==> flow/design.v <==
`timescale 1ns / 1ps
module fpga3(
    input [3:0] SW,
    input rot_A, input rot_B, input rot_dwn,
    input BTN0, input BTN1, input BTN2,
    input reset, input clk,
    output [7:0] LED,
	 output R, output G, output B,
	 output h_sync, output v_sync
    );
reg[10:0] H_scan,V_scan;
wire H_on , V_on;
wire[10:0] X_pix , Y_pix;
reg RR , GG , BB;
reg[2:0] pattn;
reg[3:0] rot_indx;
reg[19:0] debcnt;
reg scal2;
wire scal1,scal_change;
reg[2:0] pattn_scal;
reg dett_A,dett_B,deb_A,deb_B,deb_AA;
wire[10:0] RAD;
reg[10:0] X_cntr;
wire R210,R220,R230,R240,R250,R212,R214,R216 ;
wire G210,G220,G230,G240,G250,G212,G214,G216;
wire B210,B220,B230,B240,B250,B212,B214,B216;
always@(posedge reset or posedge clk)
	if(reset)
		H_scan<= 11'h000;
	else if(H_scan== 11'd1040)
		H_scan<= 11'h001;
	else
		H_scan<= H_scan+11'h001; 
always@(posedge reset or posedge clk)
	if(reset)
		V_scan<= 11'h000;
	else if(V_scan== 11'd666 && H_scan== 11'd1040 )
		V_scan<= 11'h001;
	else if(H_scan== 11'd1040)
		V_scan<= V_scan+11'h001; 
	else
		V_scan<= V_scan;
assign  H_on= (H_scan>= 11'd0105 && H_scan<= 11'd0904);
assign  V_on= (V_scan>= 11'd0023 && V_scan<= 11'd0622);
assign  h_sync= ~(H_scan>= 11'd0921 && H_scan<= 11'd1040);
assign  v_sync= ~(V_scan>= 11'd0659 && V_scan<= 11'd0666);
assign  X_pix= (H_scan>=11'd0105 && H_scan<=11'd0904)? H_scan - 11'd0105 : 11'd0000;
assign  Y_pix= (V_scan>=11'd0023 && V_scan<=11'd0622)? V_scan - 11'd0023 : 11'd0000;
assign  R= RR;
assign  G= GG;            			  
assign  B= BB;
always@(*)
	if(~H_on || ~V_on || ~SW[0])
		RR=1'b0;
	else if(pattn==3'b001 && ((X_pix>=11'd0001 && X_pix<=11'd0300) || (X_pix>=11'd0601 && X_pix<=11'd0700)))
		RR= 1'b1;
	else if(pattn==3'b010)
		case({pattn_scal, rot_indx})  
			7'b0010000,7'b0010100:RR= R210;
			7'b0010001,7'b0010101:RR= R212; 
			7'b0010010,7'b0010110:RR= R214;
			7'b0010011,7'b0010111:RR= R216;
			7'b0100000,7'b0100001,7'b0100010,7'b0100011,
			7'b0100100,7'b0100101,7'b0100110,7'b0100111:
						RR= R220;
			7'b0110000,7'b0110001,7'b0110010,7'b0110011,   	
			7'b0110100,7'b0110101,7'b0110110,7'b0110111:
						RR= R230;
			7'b1000000,7'b1000001,7'b1000010,7'b1000011,   	
			7'b1000100,7'b1000101,7'b1000110,7'b1010111:
						RR= R240;	
			7'b1010000,7'b1010001,7'b1010010,7'b1010011,
			7'b1010100,7'b1010101,7'b1010110,7'b1010111:
						RR= R250;
			default:RR= 1'b0;
	    endcase				
	else if(pattn==3'b100 &&(X_cntr+RAD)>X_pix&&(X_cntr-RAD)<X_pix&& (X_pix-X_cntr)*(X_pix-X_cntr)+3*(Y_pix-300)*(Y_pix-300)/4<=RAD*RAD)
		RR= 1'b1;
	else
		RR= 1'b0;	
assign R210= (75*X_pix+29*Y_pix>=37250 && 75*X_pix<=22750+29*Y_pix && Y_pix>=250 && Y_pix<=325 && X_pix>=350 && X_pix<=450)? 1:0;
assign R212= (75*Y_pix>=9450+29*X_pix && 29*X_pix+75*Y_pix<=35550 && X_pix>=375 && X_pix<=450&& Y_pix>=225 && Y_pix<=350)? 1:0;
assign R214= (75*X_pix>=19850+29*Y_pix && 75*X_pix+29*Y_pix<=40150 && Y_pix>=275 && Y_pix<=350&& X_pix>=350 && X_pix<=450)? 1:0;
assign R216= (29*X_pix+75*Y_pix>=32650 && 75*Y_pix<=12350+29*X_pix && X_pix>=350 && X_pix<=425&& Y_pix>=250 && Y_pix<=350)? 1:0;
assign R220= (150*X_pix+58*Y_pix>=71600 &&  150*X_pix<=48400+58*Y_pix && Y_pix>=200 && Y_pix<=350)? 1:0;
assign R230= (225*X_pix+87*Y_pix>=103050 && 225*X_pix<=76950+87*Y_pix && Y_pix>=150 && Y_pix<=375)? 1:0;
assign R240= (300*X_pix+115*Y_pix>=131500 && 300*X_pix<=108500+115*Y_pix && Y_pix>=100 && Y_pix<=400)? 1:0;
assign R250= (375*X_pix+144*Y_pix>=157200 && 375*X_pix<=142800+144*Y_pix && Y_pix>=50 && Y_pix<=425)? 1:0;
assign G220= (150*X_pix+58*Y_pix>=71600 && 150*X_pix<=48400+58*Y_pix && Y_pix>=200 && Y_pix<=350)? 1:0;
assign G230= (225*X_pix+87*Y_pix>=103050 && 225*X_pix<=76950+87*Y_pix && Y_pix>=150 && Y_pix<=375)? 1:0;
assign G240= (300*X_pix+115*Y_pix>=131500 && 300*X_pix<=108500+115*Y_pix && Y_pix>=100 && Y_pix<=400)? 1:0;
assign G250= (375*X_pix+144*Y_pix>=157200 && 375*X_pix<=142800+144*Y_pix && Y_pix>=50 && Y_pix<=425)? 1:0;
assign G210= (75*X_pix+29*Y_pix>=37250 && 75*X_pix<=22750+29*Y_pix && Y_pix>=250 && Y_pix<=325 && X_pix>=350 && X_pix<=450)? 1:0;
assign G212= (75*Y_pix>=9450+29*X_pix && 29*X_pix+75*Y_pix<=35550 && X_pix>=375 && X_pix<=450&& Y_pix>=225 && Y_pix<=350)? 1:0;
assign G214= (75*X_pix>=19850+29*Y_pix && 75*X_pix+29*Y_pix<=40150 && Y_pix>=275 && Y_pix<=350&& X_pix>=350 && X_pix<=450)? 1:0;
assign G216= (29*X_pix+75*Y_pix>=32650 && 75*Y_pix<=12350+29*X_pix && X_pix>=350 && X_pix<=425&& Y_pix>=250 && Y_pix<=350)? 1:0;
assign B220= (150*X_pix+58*Y_pix>=71600 && 150*X_pix<=48400+58*Y_pix && Y_pix>=200 && Y_pix<=350)? 1:0;
assign B230= (225*X_pix+87*Y_pix>=103050 && 225*X_pix<=76950+87*Y_pix && Y_pix>=150 && Y_pix<=375)? 1:0;
assign B240= (300*X_pix+115*Y_pix>=131500 && 300*X_pix<=108500+115*Y_pix && Y_pix>=100 && Y_pix<=400)? 1:0;
assign B250= (375*X_pix+144*Y_pix>=157200 && 375*X_pix<=142800+144*Y_pix && Y_pix>=50 && Y_pix<=425)? 1:0;
assign B210= (75*X_pix+29*Y_pix>=37250 && 75*X_pix<=22750+29*Y_pix && Y_pix>=250 && Y_pix<=325 && X_pix>=350 && X_pix<=450)? 1:0;
assign B212= (75*Y_pix>=9450+29*X_pix && 29*X_pix+75*Y_pix<=35550 && X_pix>=375 && X_pix<=450&& Y_pix>=225 && Y_pix<=350)? 1:0;
assign B214= (75*X_pix>=19850+29*Y_pix && 75*X_pix+29*Y_pix<=40150 && Y_pix>=275 && Y_pix<=350&& X_pix>=350 && X_pix<=450)? 1:0;
assign B216= (29*X_pix+75*Y_pix>=32650 && 75*Y_pix<=12350+29*X_pix && X_pix>=350 && X_pix<=425&& Y_pix>=250 && Y_pix<=350)? 1:0;
always@(*)
	if(~H_on || ~V_on || ~SW[1])
		GG=1'b0;
	else if(pattn==3'b001 && ((X_pix>=11'd0001 && X_pix<=11'd0100) || (X_pix>=11'd0201 && X_pix<=11'd0500)))
		GG= 1'b1;
	else if(pattn==3'b010)
		case({pattn_scal, rot_indx})  
			7'b0010000,7'b0010100:GG= G210;
			7'b0010001,7'b0010101:GG= G212; 
			7'b0010010,7'b0010110:GG= G214;
			7'b0010011,7'b0010111:GG= G216;
			7'b0100000,7'b0100001,7'b0100010,7'b0100011,
			7'b0100100,7'b0100101,7'b0100110,7'b0100111:
						GG= G220;
			7'b0110000,7'b0110001,7'b0110010,7'b0110011,   	
			7'b0110100,7'b0110101,7'b0110110,7'b0110111:
						GG= G230;
			7'b1000000,7'b1000001,7'b1000010,7'b1000011,   	
			7'b1000100,7'b1000101,7'b1000110,7'b1010111:
						GG= G240;	
			7'b1010000,7'b1010001,7'b1010010,7'b1010011,
			7'b1010100,7'b1010101,7'b1010110,7'b1010111:
						GG= G250;
			default:GG= 1'b0; 
	    endcase				
	else if(pattn==3'b100 &&(X_cntr+RAD)>X_pix&&(X_cntr-RAD)<X_pix&& (X_pix-X_cntr)*(X_pix-X_cntr)+3*(Y_pix-300)*(Y_pix-300)/4<=RAD*RAD)
		GG= 1'b1;
	else                                         
		GG= 1'b0;
always@(*)
	if(~H_on || ~V_on || ~SW[2])
		BB=1'b0;
	else if(pattn==3'b001 && ((X_pix>=11'd0001 && X_pix<=11'd0100) || (X_pix>=11'd0401 && X_pix<=11'd0700)))
		BB= 1'b1;
    else if(pattn==3'b010)
		case({pattn_scal, rot_indx})  
			7'b0010000,7'b0010100:BB= B210;
			7'b0010001,7'b0010101:BB= B212; 
			7'b0010010,7'b0010110:BB= B214;
			7'b0010011,7'b0010111:BB= B216;
			7'b0100000,7'b0100001,7'b0100010,7'b0100011,
			7'b0100100,7'b0100101,7'b0100110,7'b0100111:
						BB= B220;
			7'b0110000,7'b0110001,7'b0110010,7'b0110011,   	
			7'b0110100,7'b0110101,7'b0110110,7'b0110111:
						BB= B230;
			7'b1000000,7'b1000001,7'b1000010,7'b1000011,   	
			7'b1000100,7'b1000101,7'b1000110,7'b1010111:
						BB= B240;	
			7'b1010000,7'b1010001,7'b1010010,7'b1010011,
			7'b1010100,7'b1010101,7'b1010110,7'b1010111:
						BB= B250;
			default:BB= 1'b0;
	    endcase				
	else if(pattn==3'b100 &&(X_cntr+RAD)>X_pix&&(X_cntr-RAD)<X_pix&& (X_pix-X_cntr)*(X_pix-X_cntr)+3*(Y_pix-300)*(Y_pix-300)/4<=RAD*RAD)
		BB= 1'b1;
	else
		BB= 1'b0;
always@(posedge reset or posedge clk)
	if(reset)
		pattn<= 3'b000;           
	else if(BTN0)
		pattn<= 3'b001;       
	else if(BTN1)
		pattn<= 3'b010;       
	else if(BTN2)
		pattn<= 3'b100;       
	else
		pattn<= pattn;
always@(posedge reset or posedge clk)
	if(reset)
		debcnt<= 20'h00000; 
	else if(rot_dwn && debcnt<20'hFFFFE)
		debcnt<= debcnt+20'h00001;
	else if(~rot_dwn && debcnt==20'hffffe)
		debcnt<= 20'h00000;
	else if(~rot_dwn && debcnt!=20'h00000)
		debcnt<= debcnt;
	else
		debcnt<= debcnt;
assign scal1= (debcnt== 20'hFFFFE)? 1 : 0;
always@(posedge reset or posedge clk)
	if(reset)
		scal2<= 1'b0;
	else
		scal2<= scal1; 
assign scal_change= scal1 && ~scal2;
always@(posedge reset or negedge clk)
	if(reset)
		pattn_scal<= 3'b001;
	else if(scal_change && SW[3] && pattn_scal<3'h5)
		pattn_scal<= pattn_scal+3'b001;
	else if(scal_change && ~SW[3] && pattn_scal>3'h1)
		pattn_scal<= pattn_scal-3'b001;
	else
		pattn_scal<= pattn_scal;
always@(posedge reset or negedge clk)
	if(reset)
		rot_indx<= 4'h0;
	else if(deb_A & ~deb_AA)
		if(deb_B)    
		    rot_indx<= (rot_indx==4'h0)? 4'h7 : rot_indx- 4'h1;
		else
			rot_indx<= (rot_indx==4'h7)? 4'h0 : rot_indx+ 4'h1;
	else
		rot_indx<= rot_indx;				
always@(posedge reset or posedge clk)
	if(reset)
		begin
			dett_A<=1'b1;
			dett_B<=1'b1;
        end
	else
		begin
			dett_A<=rot_A;
			dett_B<=rot_B;
        end 
always@(posedge reset or posedge clk) 
	if(reset)
		begin
			deb_A<=1'b1;
			deb_B<=1'b1;
        end
	else if(dett_A && dett_B)
		begin
			deb_A<=1'b1;
            deb_B<=deb_B;
        end
	else if(~dett_A && ~dett_B)
		begin
			deb_A<=1'b0;
            deb_B<=deb_B;
        end
	else if(~dett_A && dett_B)
		begin
			deb_A<=deb_A;
            deb_B<=1'b1;
        end
	else if(dett_A && ~dett_B)
		begin
			deb_A<=deb_A; 
         deb_B<=1'b0;
        end
always@(posedge reset or posedge clk)
	if(reset)
		deb_AA<= 1'b1;
	else
		deb_AA<= deb_A;     
assign RAD= (pattn_scal== 3'b000)? 11'd000 :
            (pattn_scal== 3'b001)? 11'd050 :
				(pattn_scal== 3'b010)? 11'd100 :
				(pattn_scal== 3'b011)? 11'd150 :
				(pattn_scal== 3'b100)? 11'd200 :
				(pattn_scal== 3'b101)? 11'd250 : 
								   11'd000;
always@(*)
	case({SW[3], rot_indx})
		5'h11:  X_cntr= 11'd430;
		5'h12:  X_cntr= 11'd450;
		5'h13:  X_cntr= 11'd470;
		5'h14:  X_cntr= 11'd500;
		5'h15:  X_cntr= 11'd530;
		5'h16:  X_cntr= 11'd550;
		5'h17:  X_cntr= 11'd570;
		5'h01:  X_cntr= 11'd370;
		5'h02:  X_cntr= 11'd350;
		5'h03:  X_cntr= 11'd330;
		5'h04:  X_cntr= 11'd300;
		5'h05:  X_cntr= 11'd270;
		5'h06:  X_cntr= 11'd250;
		5'h07:  X_cntr= 11'd230;
		default:X_cntr= 11'd400;
	endcase		
assign LED[7:0]= {rot_indx, 1'b0, pattn_scal};
endmodule
# Tool chain data of fpga3
# What the tools print for fpga3, step after step.
# Lines are those of the file above, counted from 1.
# Operators: Yosys type, input widths -> output width; for muxes data width and select width s.
# Library cell names are shortened.
# The mark -- stands for no value.
dict set report design {
  design {fpga3}
  clock_port {clk}
  cell_library {sky130hd}
  lib_corner {tt_025C_1v80}
}

# Word-level counts
# Yosys after proc, flatten, opt, wreduce and memory -nomap, before mapping. Memory bits, and registers merged into a memory's read port (data or address), are not among the register bits. Print and check cells are not counted.
# Yosys's memory passes give these memory sizes; they may raise the number of words (mostly to a power of two), join words into wider ones and drop unused or constant bits.
dict set report word_totals {
  register_bits 58
  mem_bits_ro 288
  n_memories 1
  out_inout_bits 13
  elab_cells 304
}
# memory size width rd write_ports line_no
set mem_list {}
lappend mem_list {{(name not given)} 32 9 1 0 261} ;# case({SW[3], rot_indx})
dict set report op_classes {
  addsub 28
  n_mul 16
  cmp 54
  n_eq 51
  n_mux 43
  bitwise 16
  n_reduce_logical 83
}
# cell n
set ops {}
lappend ops {{$mul 7x11->18 const A} 6}
lappend ops {{$mul 32x12->32} 1}
lappend ops {{$mul 12x12->24} 1}
lappend ops {{$mul 11x11->22} 1}
lappend ops {{$mul 5x11->16 const A} 3}
lappend ops {{$mul 9x11->20 const A} 1}
lappend ops {{$add 32x32->32} 5}
lappend ops {{$mul 8x11->19 const A} 1}
lappend ops {{$eq 7x6->1 const B} 16}
lappend ops {{$eq 7x7->1 const B} 15}
lappend ops {{$le 11x9->1 const B} 9}
lappend ops {{$add 15x32->32 const A} 2}
lappend ops {{$mul 2x32->32 const A} 1}
lappend ops {{$ge 32x17->1 const B} 2}
lappend ops {{$ge 32x18->1 const B} 2}
lappend ops {{$ge 32x32->1} 2}
lappend ops {{$mul 4x11->15 const A} 1}
lappend ops {{$logic_and 1x1->1} 59}
lappend ops {{$eq 7x5->1 const B} 8}
lappend ops {{$ge 11x8->1 const B} 5}
lappend ops {{$mux 11} 5}
lappend ops {{$mux 8} 6}
lappend ops {{$le 11x10->1 const B} 4}
lappend ops {{$ge 11x9->1 const B} 4}
lappend ops {{$mux 20} 2}
lappend ops {{$add 17x18->19 const A} 2}
lappend ops {{$ge 11x10->1 const B} 3}
lappend ops {{$add 14x32->32 const A} 1}
# Not listed: further kinds 61, cells in them 123.

# Logic depth
# Longest topological path by Yosys (ltp), each cell counted once; first at word level (registers and memories cut), then after technology mapping (sequential cells cut; the memories' decode and read muxes count).
dict set report logic_depth {
  word_depth 16
  ABC_AREA 0
  depth_mapped 65
}

# Synthesis result
# Yosys stat after the flow's synthesis: flattened, memories mapped to cells. It holds for the ABC_AREA given above (unset counts as 0); a run with the other value may have another netlist.
# Totals and module areas in this step are rounded.
# cell_type n area_total_um2
set types {}
lappend types {ha_1 836 1.05E+04}
lappend types {fa_1 502 1E+04}
lappend types {inv_1 888 3.33E+03}
lappend types {xnor2_1 222 1.94E+03}
lappend types {a21oi_1 284 1.42E+03}
lappend types {nand2_1 365 1.37E+03}
lappend types {nor2_1 364 1366.31}
lappend types {dfrtp_1 46 1.15E+03}
lappend types {o21ai_0 223 1116.07}
lappend types {xor2_1 126 1.1E+03}
lappend types {a21o_1 94 705.677}
lappend types {nand3_1 100 500.48}
lappend types {nor3_1 98 490.47}
lappend types {a211oi_1 54 405.389}
lappend types {nand4_1 61 381.616}
lappend types {nand2b_1 59 369.104}
lappend types {and2_1 55 344.08}
lappend types {o211ai_1 43 322.81}
# Not listed: further types 78, cells in them 763.
dict set report mapped {
  stdcells 5183
  yosys_area_um2 42580
  ff_cells 58
  n_buf 99
}

==> results <==
Record of 4 stored runs of the RTL-to-layout flow on fpga3, platform sky130hd. The runs are unordered. Constraints: input delay and output delay 20% of the set period each, output load 0.01 pF.
Values from the reports are rounded here.

[flow] flow run A: files
==> flow/run.sh <==
#!/bin/bash
# the make line also repeats the synthesis and layout settings of config.mk as NAME=value (left out here)
make -C /OpenROAD-flow-scripts/flow DESIGN_CONFIG=/design/flow/config.mk WORK_HOME=/design/flow/orfs CLKGATE_MAP_FILE= finish
==> flow/config.mk <==
export PLATFORM = sky130hd
export DESIGN_NAME = fpga3
export DESIGN_NICKNAME = fpga3
export VERILOG_FILES = /design/flow/design.v
export SDC_FILE = /design/flow/constraint.sdc
export NUM_CORES = 4
export LEC_CHECK = 0
export ABC_AREA = 0
export CAP_MARGIN = 20
export CELL_PAD_IN_SITES_DETAIL_PLACEMENT = 1
export CELL_PAD_IN_SITES_GLOBAL_PLACEMENT = 2
export CORE_ASPECT_RATIO = 0.85
export CORE_MARGIN = 9
export CORE_UTILIZATION = 40
export CTS_CLUSTER_DIAMETER = 285
export GPL_ROUTABILITY_DRIVEN = 0
export GPL_TIMING_DRIVEN = 1
export HOLD_SLACK_MARGIN = 0.03
export MIN_ROUTING_LAYER = met2
export PLACE_DENSITY = 0.89
export SLEW_MARGIN = 20
==> flow/constraint.sdc <==
create_clock -name core_clock -period 52.9 [get_ports {clk}]
set_input_delay 10.5800 -clock core_clock [delete_from_list [all_inputs] [get_ports {clk}]]
set_output_delay 10.5800 -clock core_clock [all_outputs]
set_load 0.01 [all_outputs]

[flow] flow run A: metrics
[metrics] yosys.chip_area_um2 = 42580
[metrics] die_um2 = 118600
[metrics] cell_area_final_um2 = 45120
[metrics] final_setup_ws_ns = 2.313
[metrics] setup_tns_ns = 0.000

[flow] flow run B: files
==> flow/run.sh <==
#!/bin/bash
# the make line also repeats the synthesis and layout settings of config.mk as NAME=value (left out here)
make -C /OpenROAD-flow-scripts/flow DESIGN_CONFIG=/design/flow/config.mk WORK_HOME=/design/flow/orfs CLKGATE_MAP_FILE= finish
==> flow/config.mk <==
export PLATFORM = sky130hd
export DESIGN_NAME = fpga3
export DESIGN_NICKNAME = fpga3
export VERILOG_FILES = /design/flow/design.v
export SDC_FILE = /design/flow/constraint.sdc
export NUM_CORES = 4
export LEC_CHECK = 0
export CAP_MARGIN = 20
export CELL_PAD_IN_SITES_DETAIL_PLACEMENT = 0
export CELL_PAD_IN_SITES_GLOBAL_PLACEMENT = 1
export CORE_MARGIN = 2
export CORE_UTILIZATION = 68
export GPL_ROUTABILITY_DRIVEN = 0
export GPL_TIMING_DRIVEN = 0
export PLACE_DENSITY_LB_ADDON = 0.17
export SLEW_MARGIN = 30
==> flow/constraint.sdc <==
create_clock -name core_clock -period 42.1 [get_ports {clk}]
set_input_delay 8.4200 -clock core_clock [delete_from_list [all_inputs] [get_ports {clk}]]
set_output_delay 8.4200 -clock core_clock [all_outputs]
set_load 0.01 [all_outputs]

[flow] flow run B: did not finish, placement stopped with FLW-0024

[flow] flow run C: files
==> flow/run.sh <==
#!/bin/bash
# the make line also repeats the synthesis and layout settings of config.mk as NAME=value (left out here)
make -C /OpenROAD-flow-scripts/flow DESIGN_CONFIG=/design/flow/config.mk WORK_HOME=/design/flow/orfs CLKGATE_MAP_FILE= finish
==> flow/config.mk <==
export PLATFORM = sky130hd
export DESIGN_NAME = fpga3
export DESIGN_NICKNAME = fpga3
export VERILOG_FILES = /design/flow/design.v
export SDC_FILE = /design/flow/constraint.sdc
export NUM_CORES = 4
export LEC_CHECK = 0
export CAP_MARGIN = 20
export CELL_PAD_IN_SITES_DETAIL_PLACEMENT = 2
export CORE_MARGIN = 2
export CORE_UTILIZATION = 56
export CTS_CLUSTER_DIAMETER = 179
export MAX_ROUTING_LAYER = met4
export PLACE_DENSITY = 0.56
export SETUP_SLACK_MARGIN = 2.09
export SLEW_MARGIN = 20
export TNS_END_PERCENT = 25
==> flow/constraint.sdc <==
create_clock -name core_clock -period 37.1 [get_ports {clk}]
set_input_delay 7.4200 -clock core_clock [delete_from_list [all_inputs] [get_ports {clk}]]
set_output_delay 7.4200 -clock core_clock [all_outputs]
set_load 0.01 [all_outputs]

[flow] flow run C: did not finish, placement stopped with DPL-0033

[flow] flow run D: files
==> flow/run.sh <==
#!/bin/bash
# the make line also repeats the synthesis and layout settings of config.mk as NAME=value (left out here)
make -C /OpenROAD-flow-scripts/flow DESIGN_CONFIG=/design/flow/config.mk WORK_HOME=/design/flow/orfs CLKGATE_MAP_FILE= finish
==> flow/config.mk <==
export PLATFORM = sky130hd
export DESIGN_NAME = fpga3
export DESIGN_NICKNAME = fpga3
export VERILOG_FILES = /design/flow/design.v
export SDC_FILE = /design/flow/constraint.sdc
export NUM_CORES = 4
export LEC_CHECK = 0
export CAP_MARGIN = 20
export CORE_MARGIN = 2
export CORE_UTILIZATION = 40
export SLEW_MARGIN = 20
==> flow/constraint.sdc <==
create_clock -name core_clock -period 50.0 [get_ports {clk}]
set_input_delay 10.0000 -clock core_clock [delete_from_list [all_inputs] [get_ports {clk}]]
set_output_delay 10.0000 -clock core_clock [all_outputs]
set_load 0.01 [all_outputs]

[flow] flow run D: metrics
[metrics] yosys.chip_area_um2 = 42580
[metrics] die_um2 = 109100
[metrics] cell_area_final_um2 = 45010
[metrics] final_setup_ws_ns = 1.791
[metrics] setup_tns_ns = 0.000
